==> flow/design.v <==
module Decoder_Unit (
    input [1 : 0] DEC_ALU_FUNC,
    output reg DEC_Arith_Enable, DEC_Logic_Enable, DEC_CMP_Enable, DEC_Shift_Enable
);
always @(*) begin
    DEC_Arith_Enable = 1'b0;
    DEC_Logic_Enable = 1'b0;
    DEC_CMP_Enable   = 1'b0;
    DEC_Shift_Enable = 1'b0;
    case (DEC_ALU_FUNC)
        2'b00: DEC_Arith_Enable = 1'b1;
        2'b01: DEC_Logic_Enable = 1'b1;
        2'b10: DEC_CMP_Enable   = 1'b1;
        2'b11: DEC_Shift_Enable = 1'b1;
        default: begin
            DEC_Arith_Enable = 1'b0;
            DEC_Logic_Enable = 1'b0;
            DEC_CMP_Enable   = 1'b0;
            DEC_Shift_Enable = 1'b0; 
    end
    endcase
end
endmodule
module Arithmetic_Unit #(
    parameter A_WIDTH = 16,
    parameter B_WIDTH = 16
) (
    input clk,rst,
    input [A_WIDTH - 1 : 0] A,
    input [B_WIDTH - 1 : 0] B,
    input [1 : 0] Arith_ALU_FUNC,
    input Arith_Enable,
    output reg [A_WIDTH + B_WIDTH - 1 : 0] Arith_OUT,
    output reg Carry_OUT, Arith_Flag       
);
reg [A_WIDTH + B_WIDTH - 1 : 0] ADD_Signal;
always @(posedge clk or negedge rst) begin
    if(!rst) begin 
        Arith_OUT  <=  'b0;
        Carry_OUT  <= 1'b0; 
        Arith_Flag <= 1'b0; 
end
else begin
    Arith_Flag <= Arith_Enable;
    if(Arith_Enable) begin
        case (Arith_ALU_FUNC)
            2'b00: begin
                if (A_WIDTH >= B_WIDTH) begin
                    Arith_OUT <= A + B;
                    {Carry_OUT,ADD_Signal[A_WIDTH - 1 : 0]} <= A + B;
                end
                else begin
                    Arith_OUT <= A + B;
                    {Carry_OUT,ADD_Signal[B_WIDTH - 1 : 0]} <= A + B;
                end
            end
            2'b01: Arith_OUT <= A - B;
            2'b10: Arith_OUT <= A * B;
            2'b11: Arith_OUT <= (B == 0) ? 'b0 : A / B;
            default: begin
                Arith_OUT <=  'b0;
                Carry_OUT <= 1'b0; 
            end
        endcase 
    end
  end
end
endmodule
module Logic_Unit #(
    parameter A_WIDTH = 16,
    parameter B_WIDTH = 16
) (
    input clk,rst,
    input [A_WIDTH - 1 : 0] A,
    input [B_WIDTH - 1 : 0] B,
    input [1 : 0] Logic_ALU_FUNC,
    input Logic_Enable,
    output reg [A_WIDTH + B_WIDTH - 1 : 0] Logic_OUT,
    output reg Logic_Flag       
);
always @(posedge clk or negedge rst) begin
    if(!rst) begin
    Logic_OUT  <= 16'b0;
    Logic_Flag <= 1'b0;
end
else begin
    Logic_Flag <= Logic_Enable;
    if(Logic_Enable) begin
        case (Logic_ALU_FUNC)
            2'b00: Logic_OUT <=   A & B; 
            2'b01: Logic_OUT <=   A | B;
            2'b10: Logic_OUT <= ~(A & B);
            2'b11: Logic_OUT <= ~(A | B);
            default: begin
                Logic_OUT <= 16'b0;
            end
        endcase
    end
  end
end
endmodule
module CMP_Unit #(
    parameter A_WIDTH = 16,
    parameter B_WIDTH = 16
) (
    input clk,rst,
    input [A_WIDTH - 1 : 0] A,
    input [B_WIDTH - 1 : 0] B,    
    input [1 : 0] CMP_ALU_FUNC,
    input CMP_Enable,
    output reg [A_WIDTH + B_WIDTH - 1 : 0] CMP_OUT,
    output reg CMP_Flag       
);
always @(posedge clk or negedge rst) begin
    if(!rst) begin
       CMP_OUT  <= 16'b0;
       CMP_Flag <= 1'b0;
    end
    else begin
    CMP_Flag <= CMP_Enable;    
    if(CMP_Enable) begin
        case (CMP_ALU_FUNC)
            2'b00: CMP_OUT <= 16'b0; 
            2'b01: begin
                if( A == B)
                CMP_OUT <= 16'b1;
                else
                CMP_OUT <= 16'b0;
            end
            2'b10:begin
                if( A > B)
                CMP_OUT <= 16'b10;
                else
                CMP_OUT <= 16'b0;
            end
            2'b11:begin
                if( A < B)
                CMP_OUT <= 16'b11;
                else
                CMP_OUT <= 16'b0;
            end
            default: begin
                CMP_OUT <= 16'b0;
            end
        endcase
    end
  end
end
endmodule
module Shift_Unit #(
    parameter A_WIDTH = 16,
    parameter B_WIDTH = 16
) (
    input clk,rst,
    input [A_WIDTH - 1 : 0] A,
    input [B_WIDTH - 1 : 0] B,
    input [1 : 0] Shift_ALU_FUNC,
    input Shift_Enable,
    output reg [A_WIDTH + B_WIDTH - 1 : 0] Shift_OUT,
    output reg Shift_Flag       
);
always @(posedge clk or negedge rst) begin
  if(!rst) begin
    Shift_OUT  <= 16'b0;
    Shift_Flag <= 1'b0;
end
else begin
    Shift_Flag <= Shift_Enable;
    if(Shift_Enable) begin
        case (Shift_ALU_FUNC)
            2'b00: Shift_OUT <= A >> 1; 
            2'b01: Shift_OUT <= A << 1;
            2'b10: Shift_OUT <= B >> 1;
            2'b11: Shift_OUT <= B << 1;
            default: begin
                Shift_OUT <= 16'b0;
            end
        endcase
    end
  end
end
endmodule
module alu_top #(
    parameter A_WIDTH_TOP = 16,
    parameter B_WIDTH_TOP = 16
) (
    input   CLK,rst,
    input   [3 : 0] ALU_FUNC,
    input   [A_WIDTH_TOP - 1 : 0] A,
    input   [B_WIDTH_TOP - 1 : 0] B,
    output  [A_WIDTH_TOP + B_WIDTH_TOP - 1 : 0] Arith_OUT, Logic_OUT, CMP_OUT,Shift_OUT,
    output  Carry_OUT, Arith_Flag, Logic_Flag, CMP_Flag, Shift_Flag
);
wire Arith_EN, Logic_EN, CMP_EN, Shift_EN;
Decoder_Unit U0 (
    .DEC_ALU_FUNC(ALU_FUNC[3 : 2]),
    .DEC_Arith_Enable(Arith_EN),
    .DEC_Logic_Enable(Logic_EN),
    .DEC_CMP_Enable  (CMP_EN),
    .DEC_Shift_Enable(Shift_EN)
);
Arithmetic_Unit #(.A_WIDTH(A_WIDTH_TOP), .B_WIDTH(B_WIDTH_TOP)) U1 (
    .clk(CLK),
    .rst(rst),
    .A(A),
    .B(B),
    .Arith_ALU_FUNC(ALU_FUNC[1 : 0]),
    .Arith_Enable(Arith_EN),
    .Arith_OUT(Arith_OUT),
    .Carry_OUT(Carry_OUT),
    .Arith_Flag(Arith_Flag)
);
Logic_Unit #(.A_WIDTH(A_WIDTH_TOP), .B_WIDTH(B_WIDTH_TOP)) U2 (
    .clk(CLK),
    .rst(rst),
    .A(A),
    .B(B),
    .Logic_ALU_FUNC(ALU_FUNC[1 : 0]),
    .Logic_Enable(Logic_EN),
    .Logic_OUT(Logic_OUT),
    .Logic_Flag(Logic_Flag)
);
CMP_Unit #(.A_WIDTH(A_WIDTH_TOP), .B_WIDTH(B_WIDTH_TOP)) U3 (
    .clk(CLK),
    .rst(rst),
    .A(A),
    .B(B),
    .CMP_ALU_FUNC(ALU_FUNC[1 : 0]),
    .CMP_Enable(CMP_EN),
    .CMP_OUT(CMP_OUT),
    .CMP_Flag(CMP_Flag)
);
Shift_Unit #(.A_WIDTH(A_WIDTH_TOP), .B_WIDTH(B_WIDTH_TOP)) U4 (
    .clk(CLK),
    .rst(rst),
    .A(A),
    .B(B),
    .Shift_ALU_FUNC(ALU_FUNC[1 : 0]),
    .Shift_Enable(Shift_EN),
    .Shift_OUT(Shift_OUT),
    .Shift_Flag(Shift_Flag)
);
endmodule
Step by step through the tools: alu_top
The steps from the RTL of alu_top to its reports follow in flow order.
Lines are those of the file above, counted from 1.
A cell with n/a has no value.
Design
  design top: alu_top
  clock input: CLK
  library: sky130hd
  library corner: tt_025C_1v80

After elaboration
Counts by Yosys on the flattened word-level netlist (proc, flatten, opt, wreduce; memories kept). Register bits leave out memories and registers merged into their read ports (data or address). Print and check cells are left out.
Bit counts
  clocked read ports x word width: 0
  output and inout port bits: 133
  bits in registers: 133
  memory cells: 0
  bits in latches: 0
  RAM bits: 0
  word-level cells: 47
  ROM bits: 0
  input port bits: 38
Operators by class
  divide/modulo/power cells: 1
  magnitude comparators: 2
  shifts and indexed selects: 0
  multiplexer cells: 12
  reductions and logical operators: 8
  add/subtract/negate cells: 3
  equal/unequal tests: 7
  $mul: 1
  bitwise operators: 4
Operators with widths (number)
  16-bit by 16-bit divider with 32-bit output: 1
  16-bit by 16-bit multiplier with 32-bit output: 1
  32-bit parallel mux with 4-bit select: 4
  32-bit NOT: 2
  16-bit by 16-bit adder with 17-bit output: 2
  32-bit two-way mux: 1
  16-bit by 16-bit subtractor with 17-bit output: 1
  16-bit > comparator: 1
  16-bit less-than comparator: 1
  16-bit equality test: 1
  16-bit bitwise AND: 1
  16-bit OR: 1
  16-bit logical NOT: 1
  3-bit OR reduction: 4
  2-bit equality test (second input constant): 4
  1-bit parallel mux with 2-bit select: 4
  2-bit by 1-bit equality test with 1-bit output (second input constant): 2
  2-bit logical NOT: 2
  2-bit two-way mux: 2
  2-bit AND reduction: 1
  1-bit two-way mux: 1

Depth
Longest topological path by Yosys (ltp), each cell counted once; first at word level (registers and memories cut), then after technology mapping (sequential cells cut; the memories' decode and read muxes count).
Depth
  depth in word-level cells: 4
  ABC_AREA: 0
  depth in mapped cells: 466
  mapped depth without buffers: 421

After synthesis
Source: synth_stat.txt of the flow (Yosys; design flattened, memories mapped). It holds for the ABC_AREA given above (unset counts as 0); a run with the other value may have another netlist.
Synthesis totals
  buffer cells: 226
  mapped cells: 4761
  flip-flops: 73
  synthesis area: 0.0360834 mm²
  sequential area: 0.0018268 mm²
Cell types
  sky130_fd_sc_hd__ha_1: number 546, area in all 6.83E+03 µm²
  sky130_fd_sc_hd__fa_1: number 196, area in all 3.92E+03 µm²
  sky130_fd_sc_hd__nand2_1: number 547, area in all 2.05E+03 µm²
  sky130_fd_sc_hd__dfrtp_1: number 73, area in all 1.83E+03 µm²
  sky130_fd_sc_hd__nor2_1: number 445, area in all 1.67E+03 µm²
  sky130_fd_sc_hd__xnor2_1: number 169, area in all 1480.17 µm²
  sky130_fd_sc_hd__o21a_1: number 197, area in all 1.48E+03 µm²
  sky130_fd_sc_hd__a21oi_1: number 276, area in all 1.38E+03 µm²
  sky130_fd_sc_hd__inv_1: number 328, area in all 1.23E+03 µm²
  sky130_fd_sc_hd__nor3_1: number 218, area in all 1.09E+03 µm²
  sky130_fd_sc_hd__o21ai_0: number 217, area in all 1.09E+03 µm²
  sky130_fd_sc_hd__mux2_2: number 81, area in all 912.125 µm²
  sky130_fd_sc_hd__o31ai_1: number 103, area in all 773.242 µm²
  sky130_fd_sc_hd__xor2_1: number 87, area in all 761.981 µm²
  sky130_fd_sc_hd__a21o_1: number 96, area in all 720.691 µm²
  sky130_fd_sc_hd__buf_4: number 78, area in all 585.562 µm²
  sky130_fd_sc_hd__mux2i_1: number 43, area in all 430.413 µm²
  sky130_fd_sc_hd__clkbuf_1: number 108, area in all 405.389 µm²
Not listed: further types 120, cells in them 953.
By module: a second synthesis without flattening, with its own total; a netlist apart from the flattened one above.
Unflattened totals
  cell total of the unflattened synthesis: 4727
  area total of the unflattened synthesis: 0.0360145 mm²
Rows give one instance, submodules left out.
Modules
  Arithmetic_Unit: cells 4424, instances 1, area 0.0330842 mm², sequential area 0.0008508 mm²
  Logic_Unit: cells 106, instances 1, area 0.0010873 mm², sequential area 0.0004504 mm²
  Shift_Unit: cells 92, instances 1, area 0.0010347 mm², sequential area 0.0004504 mm²
  CMP_Unit: cells 101, instances 1, area 0.000782 mm², sequential area 0.0000751 mm²
  Decoder_Unit: cells 4, instances 1, area 0.0000263 mm², sequential area 0 mm²
  alu_top: cells 0, instances 1, area 0 mm², sequential area 0 mm²

Timing after synthesis
Path of least setup slack by OpenSTA after synthesis, without wires, with an ideal clock, recovery checks aside; 20% of the period is set as input and as output delay. Where synthesis merged equal registers, the netlist keeps one of their names.
Timing path after synthesis
  kind: in2reg
  start point: input B[1]
  end point: register U1.Arith_OUT[0]
  launch time at the first pin: 26.000 ns
  slack: 16.648 ns
  data required time: 129.858 ns
  arrival time: 113.211 ns
  path delay: 87.353 ns
  external input delay: 26.000 ns
  clock period: 130.0 ns
  buffers on the path: 46
  stages on the path: 439
  library setup time: 0.142 ns
  synthesis period reached: 113.352 ns
"path delay" is the arrival time less input delay plus setup time.
"stages on the path" counts driving pins, that of a launching flip-flop among them; a cell with two outputs on the path counts twice.
"synthesis period reached" = period - worst setup slack (recovery checks aside). The figure is calculated, with input and output delays left at 20% of the set period.
The rows between start and end are the longest chain of elaborated cells between them; the timing report does not say that the signal goes this way. Where chains are equally long, one stands for them.
A line is the first line of the expression or statement that the cell stems from. Yosys adds cells for indexed reads and writes and turns some case tables into memories.
At most two assigning lines are given for a register; there are more.
On the way, after synthesis
  cell sequence: sky130_fd_sc_hd__clkbuf_1 -> sky130_fd_sc_hd__clkinv_1 -> sky130_fd_sc_hd__ha_1 -> sky130_fd_sc_hd__o21a_1 -> sky130_fd_sc_hd__o21ai_0 -> sky130_fd_sc_hd__or2_2 -> sky130_fd_sc_hd__nor2_1 -> sky130_fd_sc_hd__ha_1 -> sky130_fd_sc_hd__o21ai_0 -> sky130_fd_sc_hd__a211o_1 -> sky130_fd_sc_hd__nor2_1 -> sky130_fd_sc_hd__o31ai_1 -> sky130_fd_sc_hd__ha_1 -> sky130_fd_sc_hd__or3_1 -> sky130_fd_sc_hd__o22ai_2 -> sky130_fd_sc_hd__nor2_1 -> sky130_fd_sc_hd__a32o_1 -> sky130_fd_sc_hd__or2_2 -> [... 403 more ...] -> sky130_fd_sc_hd__nand2b_1 -> sky130_fd_sc_hd__a21oi_1 -> sky130_fd_sc_hd__nor2b_1 -> sky130_fd_sc_hd__o21ai_0 -> sky130_fd_sc_hd__nand2b_1 -> sky130_fd_sc_hd__a21oi_1 -> sky130_fd_sc_hd__nor2b_1 -> sky130_fd_sc_hd__o21ai_0 -> sky130_fd_sc_hd__nand2b_1 -> sky130_fd_sc_hd__a21oi_1 -> sky130_fd_sc_hd__nor2b_1 -> sky130_fd_sc_hd__o21ai_0 -> sky130_fd_sc_hd__nand2b_1 -> sky130_fd_sc_hd__a21oi_1 -> sky130_fd_sc_hd__and4_1 -> sky130_fd_sc_hd__o21ai_1 -> sky130_fd_sc_hd__a2111oi_1 -> sky130_fd_sc_hd__a31oi_1
  cells in the longest elaborated chain: 3
  elaborated cells on any way between the ends: 4
  RTL lines with such cells: 2
  those cells by class: div: 1; mux: 2; reduce/logical: 1
RTL lines, path after synthesis
  start: declaration: line 190  | input   [B_WIDTH_TOP - 1 : 0] B,
  16-bit by 16-bit divider with 32-bit output: line 59  | 2'b11: Arith_OUT <= (B == 0) ? 'b0 : A / B;
  32-bit two-way mux: line 59
  32-bit parallel mux with 4-bit select: line 46  | case (Arith_ALU_FUNC)
  end: assignment: line 49  | Arith_OUT <= A + B;
  end: assignment: line 53  | Arith_OUT <= A + B;
  end: declaration: line 33  | output reg [A_WIDTH + B_WIDTH - 1 : 0] Arith_OUT,

Timing after layout
Path of least setup slack in the final report of job 2 (OpenROAD, finished layout, wires in). Where an end is a register, its clock arrival counts in the times.
Timing path post-layout
  kind: in2reg
  start point: input B[0]
  end point: register U1.Arith_OUT[0]
  clock period: 130.0 ns
  data required time: 130.23 ns
  library setup time: 0.17 ns
  buffers on the path: 48
  launch time at the first pin: 26.00 ns
  slack: 7.43 ns
  arrival time: 122.80 ns
  stages on the path: 446
  external input delay: 26.00 ns
The rows between start and end are the longest chain of elaborated cells between them; the timing report does not say that the signal goes this way. Where chains are equally long, one stands for them.
At most two assigning lines are given for a register; there are more.
On the way, post-layout
  cell sequence: sky130_fd_sc_hd__clkdlybuf4s50_1 -> sky130_fd_sc_hd__clkbuf_4 -> sky130_fd_sc_hd__inv_2 -> sky130_fd_sc_hd__buf_12 -> sky130_fd_sc_hd__ha_1 -> sky130_fd_sc_hd__o21a_1 -> sky130_fd_sc_hd__o21ai_0 -> sky130_fd_sc_hd__or2_2 -> sky130_fd_sc_hd__nor2_1 -> sky130_fd_sc_hd__ha_1 -> sky130_fd_sc_hd__o21ai_0 -> sky130_fd_sc_hd__a211o_1 -> sky130_fd_sc_hd__nor2_2 -> sky130_fd_sc_hd__o31ai_2 -> sky130_fd_sc_hd__ha_1 -> sky130_fd_sc_hd__or3_1 -> sky130_fd_sc_hd__o22ai_2 -> sky130_fd_sc_hd__nor2_1 -> [... 410 more ...] -> sky130_fd_sc_hd__nand2b_1 -> sky130_fd_sc_hd__a21oi_1 -> sky130_fd_sc_hd__nor2b_1 -> sky130_fd_sc_hd__o21ai_0 -> sky130_fd_sc_hd__nand2b_1 -> sky130_fd_sc_hd__a21oi_1 -> sky130_fd_sc_hd__nor2b_1 -> sky130_fd_sc_hd__o21ai_0 -> sky130_fd_sc_hd__nand2b_1 -> sky130_fd_sc_hd__a21oi_1 -> sky130_fd_sc_hd__nor2b_1 -> sky130_fd_sc_hd__o21ai_0 -> sky130_fd_sc_hd__nand2b_1 -> sky130_fd_sc_hd__a21oi_1 -> sky130_fd_sc_hd__and4_1 -> sky130_fd_sc_hd__o21ai_1 -> sky130_fd_sc_hd__a2111oi_1 -> sky130_fd_sc_hd__a31oi_1
  cells in the longest elaborated chain: 3
  elaborated cells on any way between the ends: 7
  RTL lines with such cells: 5
  those cells by class: add/sub: 2; mul: 1; div: 1; mux: 2; reduce/logical: 1
RTL lines, path post-layout
  start: declaration: line 190  | input   [B_WIDTH_TOP - 1 : 0] B,
  16-bit by 16-bit divider with 32-bit output: line 59  | 2'b11: Arith_OUT <= (B == 0) ? 'b0 : A / B;
  32-bit two-way mux: line 59
  32-bit parallel mux with 4-bit select: line 46  | case (Arith_ALU_FUNC)
  end: assignment: line 49  | Arith_OUT <= A + B;
  end: assignment: line 53  | Arith_OUT <= A + B;
  end: declaration: line 33  | output reg [A_WIDTH + B_WIDTH - 1 : 0] Arith_OUT,

alu_top through Yosys and OpenROAD on sky130hd: 3 stored runs, unordered, with their settings and measured results. The constraints put input and output delay at 20% of the set period each and load the outputs with 0.01 pF.
By "worst setup path time" is meant the share of the clock period that the worst setup path is allowed (20% is reserved at inputs, 20% at outputs), minus its slack. Clock arrival times at its registers enter into it.
[job 1] settings: CAP_MARGIN=40, CELL_PAD_IN_SITES_DETAIL_PLACEMENT=2, CORE_ASPECT_RATIO=1.85, CORE_MARGIN=4, CORE_UTILIZATION=59, GPL_TIMING_DRIVEN=0, MAX_ROUTING_LAYER=met4, PLACE_DENSITY_LB_ADDON=0.14, SETUP_SLACK_MARGIN=-2.0, period_ns=96.2, SLEW_MARGIN=20
[job 1] result: did not finish, placement stopped with DPL-0033
[job 2] settings: CORE_MARGIN=3, GPL_TIMING_DRIVEN=0, TNS_END_PERCENT=15, period_ns=130.0, CAP_MARGIN=20, CORE_UTILIZATION=40, SLEW_MARGIN=20
[job 2] result: chip area after synthesis (Yosys) 0.0360834 mm², die area 0.0938473 mm², standard-cell area of the final layout 0.0400246 mm², worst setup slack after layout 7.431 ns, total negative slack 0.000 ns, worst setup path time 96.57 ns, worst setup path kind in2reg
[job 3] settings: ABC_AREA=0, CAP_MARGIN=15, CELL_PAD_IN_SITES_GLOBAL_PLACEMENT=3, CORE_ASPECT_RATIO=0.57, CORE_MARGIN=8, CORE_UTILIZATION=35, CTS_CLUSTER_DIAMETER=212, CTS_CLUSTER_SIZE=93, GPL_ROUTABILITY_DRIVEN=0, GPL_TIMING_DRIVEN=0, HOLD_SLACK_MARGIN=0.28, MAX_ROUTING_LAYER=met4, MIN_ROUTING_LAYER=met1, PLACE_DENSITY=0.41, SLEW_MARGIN=10, TNS_END_PERCENT=25, period_ns=166.0
[job 3] result: chip area after synthesis (Yosys) 0.0360834 mm², die area 0.114035 mm², standard-cell area of the final layout 0.0398257 mm², worst setup slack after layout 16.939 ns, total negative slack 0.000 ns, worst setup path time 115.86 ns, worst setup path kind in2reg
